==> flow/design.v <==
`timescale 1ns / 1ps
module adder(
input [7:0]PC,
input [7:0]B,
output [7:0]BrA);
assign BrA = PC + B;
endmodule
`timescale 1ns / 1ps
module alu(
           input [7:0] A,
           input [7:0] B,   
           input [3:0] FS, 
           input [2:0] sh,  
           output [7:0] F,  
           output C,  
           output N , 
           output V , 
           output Z,  
           output reg [7:0]Y         
    );
reg [7:0] outputreg ; 
reg [8:0] carryreg;
reg zeroflag;
reg overflowflag;
reg carryflag;
reg negativeflag;
parameter nop = 4'b0000;  
parameter add = 4'b0001;  
parameter sub = 4'b0010;  
parameter xor2 = 4'b0011;  
parameter or2 = 4'b0100;  
parameter logicshift_right = 4'b0101;  
parameter logicshift_left = 4'b0110;  
parameter compliment =	4'b0111;  
parameter bypass =	4'b1000;  
parameter and2 = 4'b1001;  
parameter greater_comparison = 4'b1010;  
parameter equality_comparison = 4'b1011;  
parameter not2 = 4'b1100;  
always @ (*)
begin
carryreg = 9'h0;
overflowflag = 1'b0;
case(FS)
    add:
    begin
    outputreg = A + B;  
    carryreg = A + B;
    end
    sub:
    begin
    outputreg = A + ~B + 1;  
    carryreg = A + ~B + 1;
    end
    and2:
    outputreg = A & B;  
    or2:
    outputreg = A | B;  
    xor2:
    outputreg = A ^ B;  
    bypass:
    outputreg = A;  
    not2:
    outputreg = ~A;  
    greater_comparison:
    outputreg = A>B ? 1'b0 : 1'b1 ;  
    equality_comparison:
    outputreg = A==B ? 8'h0 : 8'h1;  
    logicshift_right:
    begin
    outputreg = A >> sh;  
    carryreg = outputreg;
    end
    logicshift_left:
    begin
    outputreg = A << sh;  
    carryreg = outputreg;
    end
    compliment:
    outputreg = ~A;
    default:
    outputreg = 9'h0;
endcase
zeroflag = (outputreg == 0 )? 1'b1: 1'b0; 
negativeflag = outputreg[7]; 
carryflag = carryreg[8]; 
if (FS == 1 | FS == 2)  
   begin
   overflowflag = (negativeflag ^ carryflag) ? 1'b1 : 1'b0;
   end
Y[7:1]= 7'b0000000;
Y[0]=overflowflag;
end
assign F = outputreg[7:0];
assign N = negativeflag;
assign C = carryflag;
assign V = overflowflag;
assign Z = zeroflag;
endmodule
`timescale 1ns / 1ps
module branchpred(
input [1:0] BS,
output B_D);
assign B_D = ~(BS[0] | BS [1]);
endmodule
`timescale 1ns / 1ps
module constant_unit(
input [5:0] IM, 
input CS,
output [7:0] CU_out);
reg [7:0] constantunit;
always@(*)
begin
if (CS==0) 
begin
constantunit[5:0]=IM; 
constantunit[7:6]=2'b00; 
end
else
begin 
constantunit[5:0]=IM; 
constantunit[7]=IM[5]; 
constantunit[6]=IM[5];
end
end
assign CU_out=constantunit; 
endmodule
`timescale 1ns / 1ps
module datahazard(
input [2:0] AA,
input [2:0] BA,
input [2:0] DA,
input RW,
input MA,
input MB,
output DHS
    );
reg or_1,comp_1,comp_2,HA,HB;
always@(*)
begin    
or_1 = DA[0]|DA[1]|DA[2];
if (AA ^ DA)
    comp_1 = 1'b0;
else
    comp_1 = 1'b1;
if (BA ^ DA)
    comp_2 = 1'b0;
else
    comp_2 = 1'b1; 
HA = RW & or_1 & ~MA & comp_1;
HB = RW & or_1 & ~MB & comp_2;    
end  
assign DHS = ~(HA | HB);
endmodule
`timescale 1ns / 1ps
module initlogic(
input [1:0] BS,
input PS,
input z,
output [1:0] BS_out
);
assign BS_out = {BS[1],(BS[0]&(BS[1]|(PS ^ z)))};
endmodule
`timescale 1ns / 1ps
module instruction_decoder(
    input [16:0] instruction,
    output  RW,
    output  [2:0] DA, 
    output [1:0] MD , 
    output [1:0] BS,  
    output PS, 
    output MW, 
    output [3:0] FS, 
    output MA, 
    output MB, 
    output [2:0]AA,  
    output [2:0]BA,  
    output CS,  
    output [2:0] SH,  
    output output_write_enable,
	output input_enable
    );
parameter NOP = 5'b00000;  
parameter SUB = 5'b00001;  
parameter JML = 5'b00010;  
parameter JMP = 5'b00011;  
parameter AIU = 5'b00100;  
parameter ST  = 5'b00101;  
parameter AND = 5'b00110;  
parameter JMR = 5'b00111;  
parameter LSL = 5'b01000;  
parameter ADI = 5'b01001;  
parameter XOR = 5'b01010;  
parameter BZ  = 5'b01011;  
parameter MOV = 5'b01100;  
parameter LD  = 5'b01101;  
parameter SLT = 5'b01110;  
parameter ADD = 5'b01111;  
parameter OUT = 5'b10000;  
parameter NOT = 5'b10001;  
parameter IN  = 5'b10010;  
parameter BNZ = 5'b10011;  
parameter ORI = 5'b10100;  
parameter LSR = 5'b10101;  
reg RW_WIRE;
reg [2:0] DA_WIRE;   
reg [1:0] MD_WIRE ; 
reg [1:0] BS_WIRE;   
reg PS_WIRE ;  
reg MW_WIRE ;  
reg [3:0] FS_WIRE;  
reg MA_WIRE ;  
reg MB_WIRE ;  
reg [2:0]AA_WIRE ;  
reg [2:0]BA_WIRE ;  
reg CS_WIRE ;  
reg [2:0] SH_WIRE;
reg [4:0] opcode;
reg output_write_enable_wire;
reg input_enable_wire;
always@(*) begin
opcode = instruction[16:12]; 
case(opcode)
    NOP:begin     
    RW_WIRE = 1'b0; 
	 DA_WIRE = 3'b000; 
	 MD_WIRE = 2'b00;
	 BS_WIRE = 2'b00;
	 PS_WIRE = 1'b0;
	 MW_WIRE = 1'b0;
	 FS_WIRE = 4'b0000; 
	 MA_WIRE = 1'b0; 
	 MB_WIRE = 1'b0; 
	 AA_WIRE = 3'b000; 
	 BA_WIRE = 3'b000; 
	 CS_WIRE = 1'b0;
	 SH_WIRE=3'h0; 
	 output_write_enable_wire = 1'b0;
	 input_enable_wire = 1'b0;
    end 
    SUB:begin  
    RW_WIRE = 1'b1; 
	 DA_WIRE = instruction[11:9]; 
	 MD_WIRE = 2'b00;
	 BS_WIRE = 2'b00;
	 PS_WIRE = 1'b0;
	 MW_WIRE = 1'b0;
	 FS_WIRE = 4'b0010; 
	 MA_WIRE = 1'b0; 
	 MB_WIRE = 1'b0; 
	 AA_WIRE = instruction[8:6]; 
	 BA_WIRE = instruction[5:3]; 
	 CS_WIRE = 1'b0;
	 SH_WIRE = 3'h0; 
	 output_write_enable_wire = 1'b0; 
	 input_enable_wire = 1'b0;
    end 
    JML:begin    
    RW_WIRE = 1'b1; 
	 DA_WIRE = instruction[11:9]; 
	 MD_WIRE = 2'b00;
	 BS_WIRE = 2'b11;
	 PS_WIRE = 1'b0;
	 MW_WIRE = 1'b0 ;
	 FS_WIRE = 4'b1000; 
	 MA_WIRE = 1'b1; 
	 MB_WIRE = 1'b1; 
	 AA_WIRE = 3'b000; 
	 BA_WIRE = 3'b000; 
	 CS_WIRE = 1'b1;
	 SH_WIRE = 3'h0;
	 SH_WIRE=3'h0; 
	 output_write_enable_wire = 1'b0; 
	 input_enable_wire = 1'b0;
    end 
    JMP:begin  
    RW_WIRE = 1'b0; 
	 DA_WIRE = 3'b000; 
	 MD_WIRE = 2'b00;
	 BS_WIRE = 2'b11;
	 PS_WIRE = 1'b0;
	 MW_WIRE = 1'b0;
	 FS_WIRE = 4'b0000; 
	 MA_WIRE = 1'b0; 
	 MB_WIRE = 1'b1; 
	 AA_WIRE = 3'b000; 
	 BA_WIRE = 3'b000; 
	 CS_WIRE = 1'b1;
	 SH_WIRE = 3'h0;  
	 output_write_enable_wire = 1'b0;
	 input_enable_wire = 1'b0;	 
    end 
    AIU:begin  
    RW_WIRE = 1'b1; 
	 DA_WIRE = instruction[11:9]; 
	 MD_WIRE = 2'b00;
	 BS_WIRE = 2'b00;
	 PS_WIRE = 1'b0;
	 MW_WIRE = 1'b0;
	 FS_WIRE = 4'b0001; 
	 MA_WIRE = 1'b0; 
	 MB_WIRE = 1'b1; 
	 AA_WIRE = instruction[8:6]; 
	 BA_WIRE = 3'b000; 
	 CS_WIRE = 1'b1;
	 SH_WIRE = 3'h0; 
	 output_write_enable_wire = 1'b0; 
	 input_enable_wire = 1'b0;
    end
    ST:begin   
    RW_WIRE = 1'b0; 
	 DA_WIRE = instruction[11:9]; 
	 MD_WIRE = 2'b00;
	 BS_WIRE = 2'b00;
	 PS_WIRE = 1'b0;
	 MW_WIRE = 1'b1;
	 FS_WIRE = 4'b0000; 
	 MA_WIRE = 1'b0; 
	 MB_WIRE = 1'b0; 
	 AA_WIRE = instruction[8:6]; 
	 BA_WIRE = instruction[5:3]; 
	 CS_WIRE = 1'b0; 
	 SH_WIRE = 3'h0;
	 output_write_enable_wire = 1'b0; 
	 input_enable_wire = 1'b0;
    end 
    AND:begin   
    RW_WIRE = 1'b1; 
	 DA_WIRE = instruction[11:9]; 
	 MD_WIRE = 2'b00;
	 BS_WIRE = 2'b00;
	 PS_WIRE = 1'b0;
	 MW_WIRE = 1'b0;
	 FS_WIRE = 4'b1001; 
	 MA_WIRE = 1'b0; 
	 MB_WIRE = 1'b0; 
	 AA_WIRE = instruction[8:6]; 
	 BA_WIRE = instruction[5:3]; 
	 CS_WIRE = 1'b0; 
	 SH_WIRE = 3'h0; 
	 output_write_enable_wire = 1'b0;
	 input_enable_wire = 1'b0;
    end
    JMR:begin   
    RW_WIRE = 1'b0; 
	 DA_WIRE = 3'b000; 
	 MD_WIRE = 2'b00;
	 BS_WIRE = 2'b10;
	 PS_WIRE = 1'b0;
	 MW_WIRE = 1'b0;
	 FS_WIRE = 4'b0000; 
	 MA_WIRE = 1'b0; 
	 MB_WIRE = 1'b0; 
	 AA_WIRE = instruction[8:6]; 
	 BA_WIRE = 3'b000; 
	 CS_WIRE = 1'b0; 
	 SH_WIRE = 3'h0;
	 output_write_enable_wire = 1'b0; 
	 input_enable_wire = 1'b0;
    end 
    LSL:begin   
	 BS_WIRE = 2'b00;
	 PS_WIRE = 1'b0;
	 MW_WIRE = 1'b0;
	 AA_WIRE = instruction[8:6];
	 MA_WIRE = 1'b0;
	 FS_WIRE = 4'b0110;
	 SH_WIRE = instruction[2:0]; 
	 MD_WIRE = 2'b00;
	 RW_WIRE = 1'b1;
	 DA_WIRE = instruction[11:9];
	 MB_WIRE = 1'b0; 
	 BA_WIRE = 3'b000;           
	 CS_WIRE = 1'b0;
	 output_write_enable_wire = 1'b0;
	 input_enable_wire = 1'b0;
	 end 
    ADI:begin   
    RW_WIRE = 1'b1; 
	 DA_WIRE = instruction[11:9]; 
	 MD_WIRE = 2'b00;
	 BS_WIRE = 2'b00;
	 PS_WIRE = 1'b0;
	 MW_WIRE = 1'b0;
	 FS_WIRE = 4'b0001; 
	 MA_WIRE = 1'b0; 
	 MB_WIRE = 1'b1; 
	 AA_WIRE = instruction[8:6]; 
	 BA_WIRE = 3'b000; 
	 CS_WIRE = 1'b1;
	 SH_WIRE=3'h0;
	 output_write_enable_wire = 1'b0;  
    input_enable_wire = 1'b0;
	 end 
	 XOR:begin  
    RW_WIRE = 1'b1; 
	 DA_WIRE = instruction[11:9]; 
	 MD_WIRE = 2'b00;
	 BS_WIRE = 2'b00;
	 PS_WIRE = 1'b0;
	 MW_WIRE = 1'b0;
	 FS_WIRE = 4'b0011; 
	 MA_WIRE = 1'b0; 
	 MB_WIRE = 1'b0; 
	 AA_WIRE = instruction[8:6]; 
	 BA_WIRE = instruction[5:3]; 
	 CS_WIRE = 1'b0;
	 SH_WIRE=3'h0; 
	 output_write_enable_wire = 1'b0; 
	 input_enable_wire = 1'b0;
    end
	 BZ:begin   
    RW_WIRE = 1'b0; 
	 DA_WIRE = 3'b000; 
	 MD_WIRE = 2'b00;
	 BS_WIRE = 2'b01;
	 PS_WIRE = 1'b0;
	 MW_WIRE = 1'b0;
	 FS_WIRE = 4'b1000; 
	 MA_WIRE = 1'b0; 
	 MB_WIRE = 1'b1; 
	 AA_WIRE = instruction[8:6]; 
	 BA_WIRE = 3'b000; 
	 CS_WIRE = 1'b1;
	 SH_WIRE =3'h0;
	 output_write_enable_wire = 1'b0;  
	 input_enable_wire = 1'b0;
    end 
	 MOV:begin  
    RW_WIRE = 1'b1; 
	 DA_WIRE = instruction[11:9]; 
	 MD_WIRE = 2'b00;
	 BS_WIRE = 2'b00;
	 PS_WIRE = 1'b0;
	 MW_WIRE = 1'b0;
	 FS_WIRE = 4'b1000; 
	 MA_WIRE = 1'b0; 
	 MB_WIRE = 1'b0; 
	 AA_WIRE = instruction[8:6]; 
	 BA_WIRE = 3'b000; 
	 CS_WIRE = 1'b0;
	 SH_WIRE = 3'h0; 
	 output_write_enable_wire = 1'b0; 
    input_enable_wire = 1'b0;
	 end 
    LD:begin   
    RW_WIRE = 1'b1; 
	 DA_WIRE = instruction[11:9]; 
	 MD_WIRE = 2'b01;
	 BS_WIRE = 2'b00;
	 PS_WIRE = 1'b0;
	 MW_WIRE = 1'b0;
	 FS_WIRE = 4'b0000; 
	 MA_WIRE = 1'b0; 
	 MB_WIRE = 1'b0; 
	 AA_WIRE = instruction[8:6]; 
	 BA_WIRE = 3'b000; 
	 CS_WIRE = 1'b0;
	 SH_WIRE = 3'h0; 
	 output_write_enable_wire = 1'b0;
	 input_enable_wire = 1'b0;	 
    end
    SLT:begin  
    RW_WIRE = 1'b1; 
	 DA_WIRE = instruction[11:9]; 
	 MD_WIRE = 2'b00;
	 BS_WIRE = 2'b00;
	 PS_WIRE = 1'b0;
	 MW_WIRE = 1'b0;
	 FS_WIRE = 4'b1010; 
	 MA_WIRE = 1'b0; 
	 MB_WIRE = 1'b0; 
	 AA_WIRE = instruction[8:6]; 
	 BA_WIRE = instruction[5:3]; 
	 CS_WIRE = 1'b0;
	 SH_WIRE = 3'h0;  
	 output_write_enable_wire = 1'b0;
	 input_enable_wire = 1'b0;
    end 
	 ADD:begin  
    RW_WIRE = 1'b1; 
	 DA_WIRE = instruction[11:9]; 
	 MD_WIRE = 2'b00;
	 BS_WIRE = 2'b00;
	 PS_WIRE = 1'b0;
	 MW_WIRE = 1'b0;
	 FS_WIRE = 4'b0001; 
	 MA_WIRE = 1'b0; 
	 MB_WIRE = 1'b0; 
	 AA_WIRE = instruction[8:6]; 
	 BA_WIRE = instruction[5:3]; 
	 CS_WIRE = 1'b0;
	 SH_WIRE = 3'h0; 
	 output_write_enable_wire = 1'b0; 
	 input_enable_wire = 1'b0;
    end
	 OUT:begin   
    RW_WIRE = 1'b0; 
	 DA_WIRE = instruction[11:9]; 
	 MD_WIRE = 2'b00;
	 BS_WIRE = 2'b00;
	 PS_WIRE = 1'b0;
	 MW_WIRE = 1'b0;
	 FS_WIRE = 4'b0000; 
	 MA_WIRE = 1'b0; 
	 MB_WIRE = 1'b0; 
	 AA_WIRE = instruction[8:6]; 
	 BA_WIRE = instruction[5:3]; 
	 CS_WIRE = 1'b0;
	 SH_WIRE=3'h0; 
	 output_write_enable_wire = 1'b1; 
	 input_enable_wire = 1'b0;
    end 
    NOT:begin  
    RW_WIRE = 1'b1; 
	 DA_WIRE = instruction[11:9]; 
	 MD_WIRE = 2'b00;
	 BS_WIRE = 2'b00;
	 PS_WIRE = 1'b0;
	 MW_WIRE = 1'b0;
	 FS_WIRE = 4'b1100; 
	 MA_WIRE = 1'b0; 
	 MB_WIRE = 1'b0; 
	 AA_WIRE = instruction[8:6]; 
	 BA_WIRE = 3'b000; 
	 CS_WIRE = 1'b0;
	 SH_WIRE=3'h0; 
	 output_write_enable_wire = 1'b0; 
	 input_enable_wire = 1'b0;
    end 
    IN:begin  
    RW_WIRE = 1'b1; 
	 DA_WIRE = instruction[11:9]; 
	 MD_WIRE = 2'b10;
	 BS_WIRE = 2'b00;
	 PS_WIRE = 1'b0;
	 MW_WIRE = 1'b0;
	 FS_WIRE = 4'b0000; 
	 MA_WIRE = 1'b0; 
	 MB_WIRE = 1'b0; 
	 AA_WIRE = 3'b000;           
	 BA_WIRE = 3'b000; 
	 CS_WIRE = 1'b0;
	 SH_WIRE=3'h0; 
	 output_write_enable_wire = 1'b0; 
	 input_enable_wire = 1'b1;
    end 
	 BNZ:begin  
    RW_WIRE = 1'b0; 
	 DA_WIRE = 3'b000; 
	 MD_WIRE = 2'b00;
	 BS_WIRE = 2'b01;
	 PS_WIRE = 1'b1;
	 MW_WIRE = 1'b0;
	 FS_WIRE = 4'b1000; 
	 MA_WIRE = 1'b0; 
	 MB_WIRE = 1'b1; 
	 AA_WIRE = instruction[8:6]; 
	 BA_WIRE = 3'b000; 
	 CS_WIRE = 1'b1;
	 SH_WIRE= 3'h0; 
	 output_write_enable_wire = 1'b0; 
	 input_enable_wire = 1'b0;
    end 
	 ORI:begin   
    RW_WIRE = 1'b1; 
	 DA_WIRE = instruction[11:9]; 
	 MD_WIRE = 2'b00;
	 BS_WIRE = 2'b00;
	 PS_WIRE = 1'b0;
	 MW_WIRE = 1'b0;
	 FS_WIRE = 4'b0100; 
	 MA_WIRE = 1'b0; 
	 MB_WIRE = 1'b1; 
	 AA_WIRE = instruction[8:6]; 
	 BA_WIRE = 3'b000; 
	 CS_WIRE = 1'b0;
	 SH_WIRE=3'h0; 
	 output_write_enable_wire = 1'b0;  
	 input_enable_wire = 1'b0;
    end 
    LSR:begin   
	 BS_WIRE = 2'b00;
	 PS_WIRE = 1'b0;
	 MW_WIRE = 1'b0;
	 AA_WIRE = instruction[8:6];
	 MA_WIRE = 1'b0;
	 FS_WIRE = 4'b0101;
	 SH_WIRE = instruction[2:0]; 
	 MD_WIRE = 2'b00;
	 RW_WIRE = 1'b1;
	 DA_WIRE = instruction[11:9];
	 MB_WIRE = 1'b0; 
	 BA_WIRE = 3'b000; 
	 CS_WIRE = 1'b0;
	 output_write_enable_wire = 1'b0;
	 input_enable_wire = 1'b0;
    end 
	 default: begin
    RW_WIRE = 1'b0; 
	 DA_WIRE = 3'b000; 
	 MD_WIRE = 2'b00;
	 BS_WIRE = 2'b00;
	 PS_WIRE = 1'b0;
	 MW_WIRE = 1'b0;
	 FS_WIRE = 4'b0000; 
	 MA_WIRE = 1'b0; 
	 MB_WIRE = 1'b0; 
	 AA_WIRE = 3'b000; 
	 BA_WIRE = 3'b000; 
	 CS_WIRE = 1'b0;
	 SH_WIRE=3'h0;
	 output_write_enable_wire = 1'b0;
	 input_enable_wire = 1'b0;
	 end
    endcase
end
assign RW = RW_WIRE;
assign DA = DA_WIRE;
assign MD = MD_WIRE;
assign BS = BS_WIRE;
assign PS = PS_WIRE;
assign MW = MW_WIRE;
assign FS = FS_WIRE;
assign MA = MA_WIRE;
assign MB = MB_WIRE;
assign AA = AA_WIRE;
assign BA = BA_WIRE;
assign CS = CS_WIRE;
assign SH = SH_WIRE;
assign output_write_enable = output_write_enable_wire;
assign input_enable = input_enable_wire;
endmodule
`timescale 1ns / 1ps
module mux_a(PC,a_data,A,MA);
input [7:0]PC;
input [7:0]a_data;
input MA;
output reg [7:0]A;
always @ (*)
begin
	if(MA)
		A = PC;
	else
		A = a_data;
end
endmodule
`timescale 1ns / 1ps
module mux_b(
input MB,  
input [7:0]constantunit_out,   
input [7:0]register_b,  
output [7:0]mux_b_out   
);
reg [7:0]mux_b;   
always@(*)
begin
if (MB)
    mux_b = constantunit_out;
else
    mux_b = register_b;
end
assign mux_b_out = mux_b ;
endmodule
`timescale 1ns / 1ps
module mux_c(
input [1:0] BS_out,  
input [7:0] PC_value,   
input [7:0] RAA,  
input [7:0] BrA,
output [7:0] PC_out
);
parameter PC = 2'b00;
parameter jump = 2'b10;
reg [7:0]mux_c;   
always@(*)
begin
case (BS_out)  
    PC:
    mux_c = PC_value;
    jump:
    mux_c = RAA;
    default:
    mux_c = BrA;
endcase
end
assign PC_out = mux_c ;
endmodule
`timescale 1ns / 1ps
module mux_d(Y,F,data_out,MD,mux_d_out
    );
input [7:0]Y;
input [7:0]F;
input [7:0]data_out;
input [1:0]MD;
output reg [7:0]mux_d_out;
always@(*)
begin
	if(MD==2'b00)
		mux_d_out=F;
	else if(MD==2'b01)
		mux_d_out=data_out;
	else if(MD==2'b10)
		mux_d_out=Y;
	else
		mux_d_out=F;
end
endmodule
`timescale 1ns / 1ps
module muxe (
input [7:0] Bus_D,
input [7:0] data_in,
input ie,
output reg [7:0]mux_e_out
);
always@(*)
begin
	if(ie)
		mux_e_out=data_in;
	else
		mux_e_out=Bus_D;
end
endmodule
module register(
	input clk,
	input [2:0] addr_a,
	input [2:0] addr_b,
	input [2:0] addr_d,
	input [7:0] data_in,
	input wr_en,
	output [7:0] data_a,
	output [7:0] data_b
	);
 reg [7:0] memblk [0:7];
 assign data_a = (addr_a == 3'b000) ? 8'b00000000 : memblk[addr_a];
 assign data_b = (addr_b == 3'b000) ? 8'b00000000 : memblk[addr_b];
always @ (negedge clk)
 begin
 if (wr_en && addr_d != 3'b000)
 memblk[addr_d] <= data_in;
 end
endmodule
`timescale 1ns / 1ps
module microP(
    input clk,
    input reset,
    output [7:0] imem_addr,
    input [16:0] imem_data,
    output [7:0] dmem_addr,
    output [7:0] dmem_wdata,
    output dmem_we,
    input [7:0] dmem_rdata,
    input [7:0] data_in,
    output out_we,
    output [7:0] data_out_col,
    output [7:0] data_out_addr
    );
reg [7:0] PC;
wire [7:0] PC_1 = PC + 8'd1;
assign imem_addr = PC;
reg [16:0] IR;
reg [7:0] PC_1_d;
wire RW_d, PS_d, MW_d, MA_d, MB_d, CS_d, OW_d, IE_d;
wire [2:0] DA_d, AA_d, BA_d, SH_d;
wire [1:0] MD_d, BS_d;
wire [3:0] FS_d;
instruction_decoder DEC(
    .instruction(IR),
    .RW(RW_d), .DA(DA_d), .MD(MD_d), .BS(BS_d), .PS(PS_d), .MW(MW_d),
    .FS(FS_d), .MA(MA_d), .MB(MB_d), .AA(AA_d), .BA(BA_d), .CS(CS_d),
    .SH(SH_d), .output_write_enable(OW_d), .input_enable(IE_d)
    );
wire [7:0] a_data, b_data, reg_d;
wire RW_w;
wire [2:0] DA_w;
register REGFILE(
    .clk(clk), .addr_a(AA_d), .addr_b(BA_d), .addr_d(DA_w),
    .data_in(reg_d), .wr_en(RW_w), .data_a(a_data), .data_b(b_data)
    );
wire [7:0] const_out, bus_a_d, bus_b_d;
constant_unit CONST(.IM(IR[5:0]), .CS(CS_d), .CU_out(const_out));
mux_a MUXA(.PC(PC_1_d), .a_data(a_data), .A(bus_a_d), .MA(MA_d));
mux_b MUXB(.MB(MB_d), .constantunit_out(const_out), .register_b(b_data), .mux_b_out(bus_b_d));
reg RW_e, PS_e, MW_e, OW_e, IE_e;
reg [2:0] DA_e, SH_e;
reg [1:0] MD_e, BS_e;
reg [3:0] FS_e;
reg [7:0] BUS_A, BUS_B, PC_2;
wire DHS;
datahazard HAZ(.AA(AA_d), .BA(BA_d), .DA(DA_e), .RW(RW_e), .MA(MA_d), .MB(MB_d), .DHS(DHS));
wire [7:0] F, Y;
wire C, N, V, Z;
alu ALU(.A(BUS_A), .B(BUS_B), .FS(FS_e), .sh(SH_e), .F(F), .C(C), .N(N), .V(V), .Z(Z), .Y(Y));
wire [7:0] BrA;
adder BRADD(.PC(PC_2), .B(BUS_B), .BrA(BrA));
wire [1:0] BS_out;
initlogic BRLOGIC(.BS(BS_e), .PS(PS_e), .z(Z), .BS_out(BS_out));
wire B_D;   
branchpred BRDET(.BS(BS_out), .B_D(B_D));
wire [7:0] next_pc;
mux_c MUXC(.BS_out(BS_out), .PC_value(PC_1), .RAA(BUS_A), .BrA(BrA), .PC_out(next_pc));
assign dmem_addr = BUS_A;
assign dmem_wdata = BUS_B;
assign dmem_we = MW_e;
assign out_we = OW_e;
assign data_out_col = BUS_A;
assign data_out_addr = BUS_B;
reg RW_w_r, IE_w;
reg [2:0] DA_w_r;
reg [1:0] MD_w;
reg [7:0] F_w, D_w, Y_w;
assign RW_w = RW_w_r;
assign DA_w = DA_w_r;
wire [7:0] bus_d;
mux_d MUXD(.Y(Y_w), .F(F_w), .data_out(D_w), .MD(MD_w), .mux_d_out(bus_d));
muxe MUXE(.Bus_D(bus_d), .data_in(data_in), .ie(IE_w), .mux_e_out(reg_d));
always @(posedge clk) begin
    if (!reset) begin
        PC <= 8'd0;
        IR <= 17'd0;
        PC_1_d <= 8'd0;
        RW_e <= 1'b0; MW_e <= 1'b0; OW_e <= 1'b0; IE_e <= 1'b0;
        BS_e <= 2'b00; PS_e <= 1'b0;
        RW_w_r <= 1'b0; IE_w <= 1'b0;
    end else begin
        RW_w_r <= RW_e;
        DA_w_r <= DA_e;
        MD_w <= MD_e;
        IE_w <= IE_e;
        F_w <= F;
        D_w <= dmem_rdata;
        Y_w <= Y;
        if (!B_D) begin
            PC <= next_pc;
            IR <= 17'd0;
            RW_e <= 1'b0; MW_e <= 1'b0; OW_e <= 1'b0; IE_e <= 1'b0;
            BS_e <= 2'b00; PS_e <= 1'b0;
        end else if (!DHS) begin
            RW_e <= 1'b0; MW_e <= 1'b0; OW_e <= 1'b0; IE_e <= 1'b0;
            BS_e <= 2'b00; PS_e <= 1'b0;
        end else begin
            PC <= next_pc;
            IR <= imem_data;
            PC_1_d <= PC_1;
            RW_e <= RW_d; MW_e <= MW_d; OW_e <= OW_d; IE_e <= IE_d;
            BS_e <= BS_d; PS_e <= PS_d;
        end
        if (B_D && DHS) begin
            DA_e <= DA_d;
            MD_e <= MD_d;
            FS_e <= FS_d;
            SH_e <= SH_d;
            BUS_A <= bus_a_d;
            BUS_B <= bus_b_d;
            PC_2 <= PC_1_d;
        end
    end
end
endmodule
Wiki page: microP / tool data

* Tool chain data of microP *
Module microP before and after one edit of its RTL, step after step.
Lines under "unedited" count in the file above, lines under "edited" in the edited file.
"change": "edited" minus "unedited" as printed here.
Cell names lack the library's common part.
Not given: --

inputs
  design top = microP
  clock = clk
  standard-cell library = sky130hd
  corner = tt_025C_1v80

* Edit of the RTL *
The edit as a unified diff against the file above.
A script made this edit. It changes what the design does and was not meant as an optimisation.

begin of diff
@@ -757,5 +757,5 @@
     );
 reg [7:0] PC;
-wire [7:0] PC_1 = PC + 8'd1;
+wire [7:0] PC_1 = PC ^ 8'd1;
 assign imem_addr = PC;
 reg [16:0] IR;
end of diff

* Word-level counts *
Yosys after proc, flatten, opt, wreduce and memory -nomap, before mapping. Memory bits, and registers merged into a memory's read port (data or address), are not among the register bits. Print and check cells are not counted.
Memory sizes are those after Yosys's memory passes, which may raise the word count (mostly to a power of two), join words into wider ones and drop unused or constant bits.

storage and ports
  item                         unedited  edited  change
  flip-flop bits (word level)  100       100     0
  RAM bits                     64        64      0
  memories kept                1         1       0
  input port bits              35        35      0
  output and inout port bits   42        42      0
  cells after elaboration      159       159     0

memories
  item                                          unedited                  edited
  shape (words x width / read and write ports)  REGFILE.memblk 8x8 r2 w1  REGFILE.memblk 8x8 r2 w1

cells by class
  item                              unedited  edited  change
  $add $sub $neg                    6         5       -1
  order comparisons                 1         1       0
  equal/unequal tests               38        38      0
  shift operators                   2         2       0
  mux-type cells                    36        36      0
  bitwise logic cells               26        27      +1
  reductions and logical operators  26        26      0

operators by type and width
  kind                                                                    unedited  edited  change
  1-bit inverter                                                          5         6       +1
  8-bit by 1-bit adder with 8-bit output (second input constant)          1         0       -1
  1-bit two-way mux                                                       16        16      0
  8-bit two-way mux                                                       11        11      0
  5-bit by 4-bit equality test with 1-bit output (second input constant)  8         8       0
  1-bit AND                                                               6         6       0
  5-bit equality test (second input constant)                             6         6       0
  1-bit OR                                                                6         6       0
  4-bit equality test (second input constant)                             5         5       0
  2-bit OR reduction                                                      5         5       0
  4-bit by 3-bit equality test with 1-bit output (second input constant)  4         4       0
  5-bit by 3-bit equality test with 1-bit output (second input constant)  4         4       0
  3-bit two-way mux                                                       3         3       0
  3-bit nonzero test                                                      3         3       0
  8-bit adder                                                             2         2       0
  2-bit equality test (second input constant)                             2         2       0
  4-bit by 2-bit equality test with 1-bit output (second input constant)  2         2       0
  5-bit by 2-bit equality test with 1-bit output (second input constant)  2         2       0
  1-bit logical AND                                                       2         2       0
  2-bit logical NOT                                                       2         2       0
  3-bit logical NOT                                                       2         2       0
  2-bit AND reduction                                                     2         2       0
  3-bit OR reduction                                                      2         2       0
  7-bit OR reduction                                                      2         2       0
  1-bit bitwise XOR                                                       2         2       0
  3-bit bitwise XOR                                                       2         2       0
  8-bit by 8-bit adder with 9-bit output                                  1         1       0
  8-bit by 9-bit adder with 9-bit output                                  1         1       0

The list need not be complete.

* Longest topological paths *
Yosys ltp: most cells in a row. Word level: on the elaborated netlist, between registers, memories and ports. Mapped: between sequential cells and ports; inverters and the memories' decode and read muxes count.

depth
  item                          unedited  edited  change
  depth after elaboration       13        13      0
  ABC_AREA                      0         0       --
  depth in mapped cells         15        17      +2
  mapped depth without buffers  13        13      0

* Synthesis result *
Yosys stat after the flow's synthesis: flattened, memories mapped to cells. It holds for the ABC_AREA given above (unset counts as 0); a run with the other value may have another netlist.

cells by type
  type       unedited  edited  change
  mux2i_1    65        80      +15
  o21ai_0    32        44      +12
  clkbuf_1   40        51      +11
  o31ai_1    13        2       -11
  nor2_1     91        81      -10
  mux2_4     0         8       +8
  nand2_1    83        76      -7
  buf_4      16        23      +7
  mux4_2     18        12      -6
  nor2b_1    17        12      -5
  xnor2_1    12        7       -5
  o211ai_1   6         11      +5
  a221oi_1   5         10      +5
  a222oi_1   1         6       +5
  nand3b_1   1         6       +5
  and3_1     8         4       -4
  mux2_2     6         10      +4
  o2111ai_1  5         1       -4

The list need not be complete.

synthesis totals
  item                                 unedited  edited  change
  cell count                           929       929     0
  chip area (Yosys) (sq um)            9609.2    9496.6  -112.6
  sequential part of the area (sq um)  4344.2    4344.2  0.0
  flip-flops                           162       162     0

The figures by module come from a second, unflattened synthesis with its own total; it is not the netlist above.

second synthesis, totals
  item                                             unedited  edited   change
  cell total of the unflattened synthesis          955       933      -22
  area total of the unflattened synthesis (sq um)  10538.9   10359.9  -179.0

Each row is one instance without its submodules.

by module, unedited
  module               times used  cells  area (sq um)  seq. area (sq um)
  microP               1           234    3654.8        2792.7
  register             1           182    2808.9        1681.6
  alu                  1           294    2114.5        0.0
  instruction_decoder  1           101    619.3         0.0
  adder                1           42     331.6         0.0
  mux_d                1           27     276.5         0.0
  mux_c                1           26     172.7         0.0
  mux_a                1           9      131.4         0.0
  mux_b                1           9      131.4         0.0
  muxe                 1           9      131.4         0.0
  datahazard           1           10     80.1          0.0
  constant_unit        1           8      58.8          0.0
  initlogic            1           3      23.8          0.0
  branchpred           1           1      3.8           0.0

by module, edited
  module               times used  cells  area (sq um)  seq. area (sq um)
  microP               1           227    3608.5        2792.7
  register             1           182    2808.9        1681.6
  alu                  1           294    2114.5        0.0
  instruction_decoder  1           86     486.7         0.0
  adder                1           42     331.6         0.0
  mux_d                1           27     276.5         0.0
  mux_c                1           26     172.7         0.0
  mux_a                1           9      131.4         0.0
  mux_b                1           9      131.4         0.0
  muxe                 1           9      131.4         0.0
  datahazard           1           10     80.1          0.0
  constant_unit        1           8      58.8          0.0
  initlogic            1           3      23.8          0.0
  branchpred           1           1      3.8           0.0

* Flow runs *
Runs of the flow (Yosys, OpenROAD) on both versions; the two runs of a pair have the same settings. The constraints put input and output delay at 20% of the set period each and load the outputs with 0.01 pF.

flow settings, pair 1
  CORE_UTILIZATION = 40
  PLACE_DENSITY = 0.6
  period_ns = 5.0
  CAP_MARGIN = 20
  CORE_MARGIN = 2
  SLEW_MARGIN = 20

measured results, pair 1
  item                                     unedited  edited   change
  area of the synthesized netlist (sq um)  9609.2    9496.6   -112.6
  total die area (sq um)                   25279.4   24989.3  -290.1
  standard-cell area after layout (sq um)  11561.1   11338.4  -222.7
  post-layout utilization (%)              49.1      48.4     -0.7
  setup slack of the worst path (ps)       548       390      -158
  final setup TNS (ps)                     0         0        0
  final worst hold slack (ps)              440       430      -10
  total power of the final layout (uW)     4168      4219     +51
  achieved period (ps)                     --        4610     --

flow settings, pair 2
  ABC_AREA = 0
  CAP_MARGIN = 25
  CELL_PAD_IN_SITES_GLOBAL_PLACEMENT = 1
  CORE_MARGIN = 7
  CORE_UTILIZATION = 31
  MAX_ROUTING_LAYER = met4
  MIN_ROUTING_LAYER = met2
  PLACE_DENSITY = 0.59
  SETUP_SLACK_MARGIN = 1.15
  SLEW_MARGIN = 15
  TNS_END_PERCENT = 80
  period_ns = 5.23

measured results, pair 2
  item                                     unedited  edited   change
  area of the synthesized netlist (sq um)  9609.2    9496.6   -112.6
  total die area (sq um)                   36122.8   35730.5  -392.3
  standard-cell area after layout (sq um)  12157.9   12164.2  +6.3
  post-layout utilization (%)              39.8      40.7     +0.9
  setup slack of the worst path (ps)       1050      947      -103
  final setup TNS (ps)                     0         0        0
  final worst hold slack (ps)              456       428      -28
  total power of the final layout (uW)     3951      4289     +338

"achieved period": clock period set for the run, less the worst setup slack. It is reckoned from that one timing run; input and output delays stay at 20% of the period that was set.
By "total power of the final layout" is meant OpenSTA's value without simulated activity: inputs other than the clock are taken to toggle once in ten clock periods, and the tool carries that through the logic.
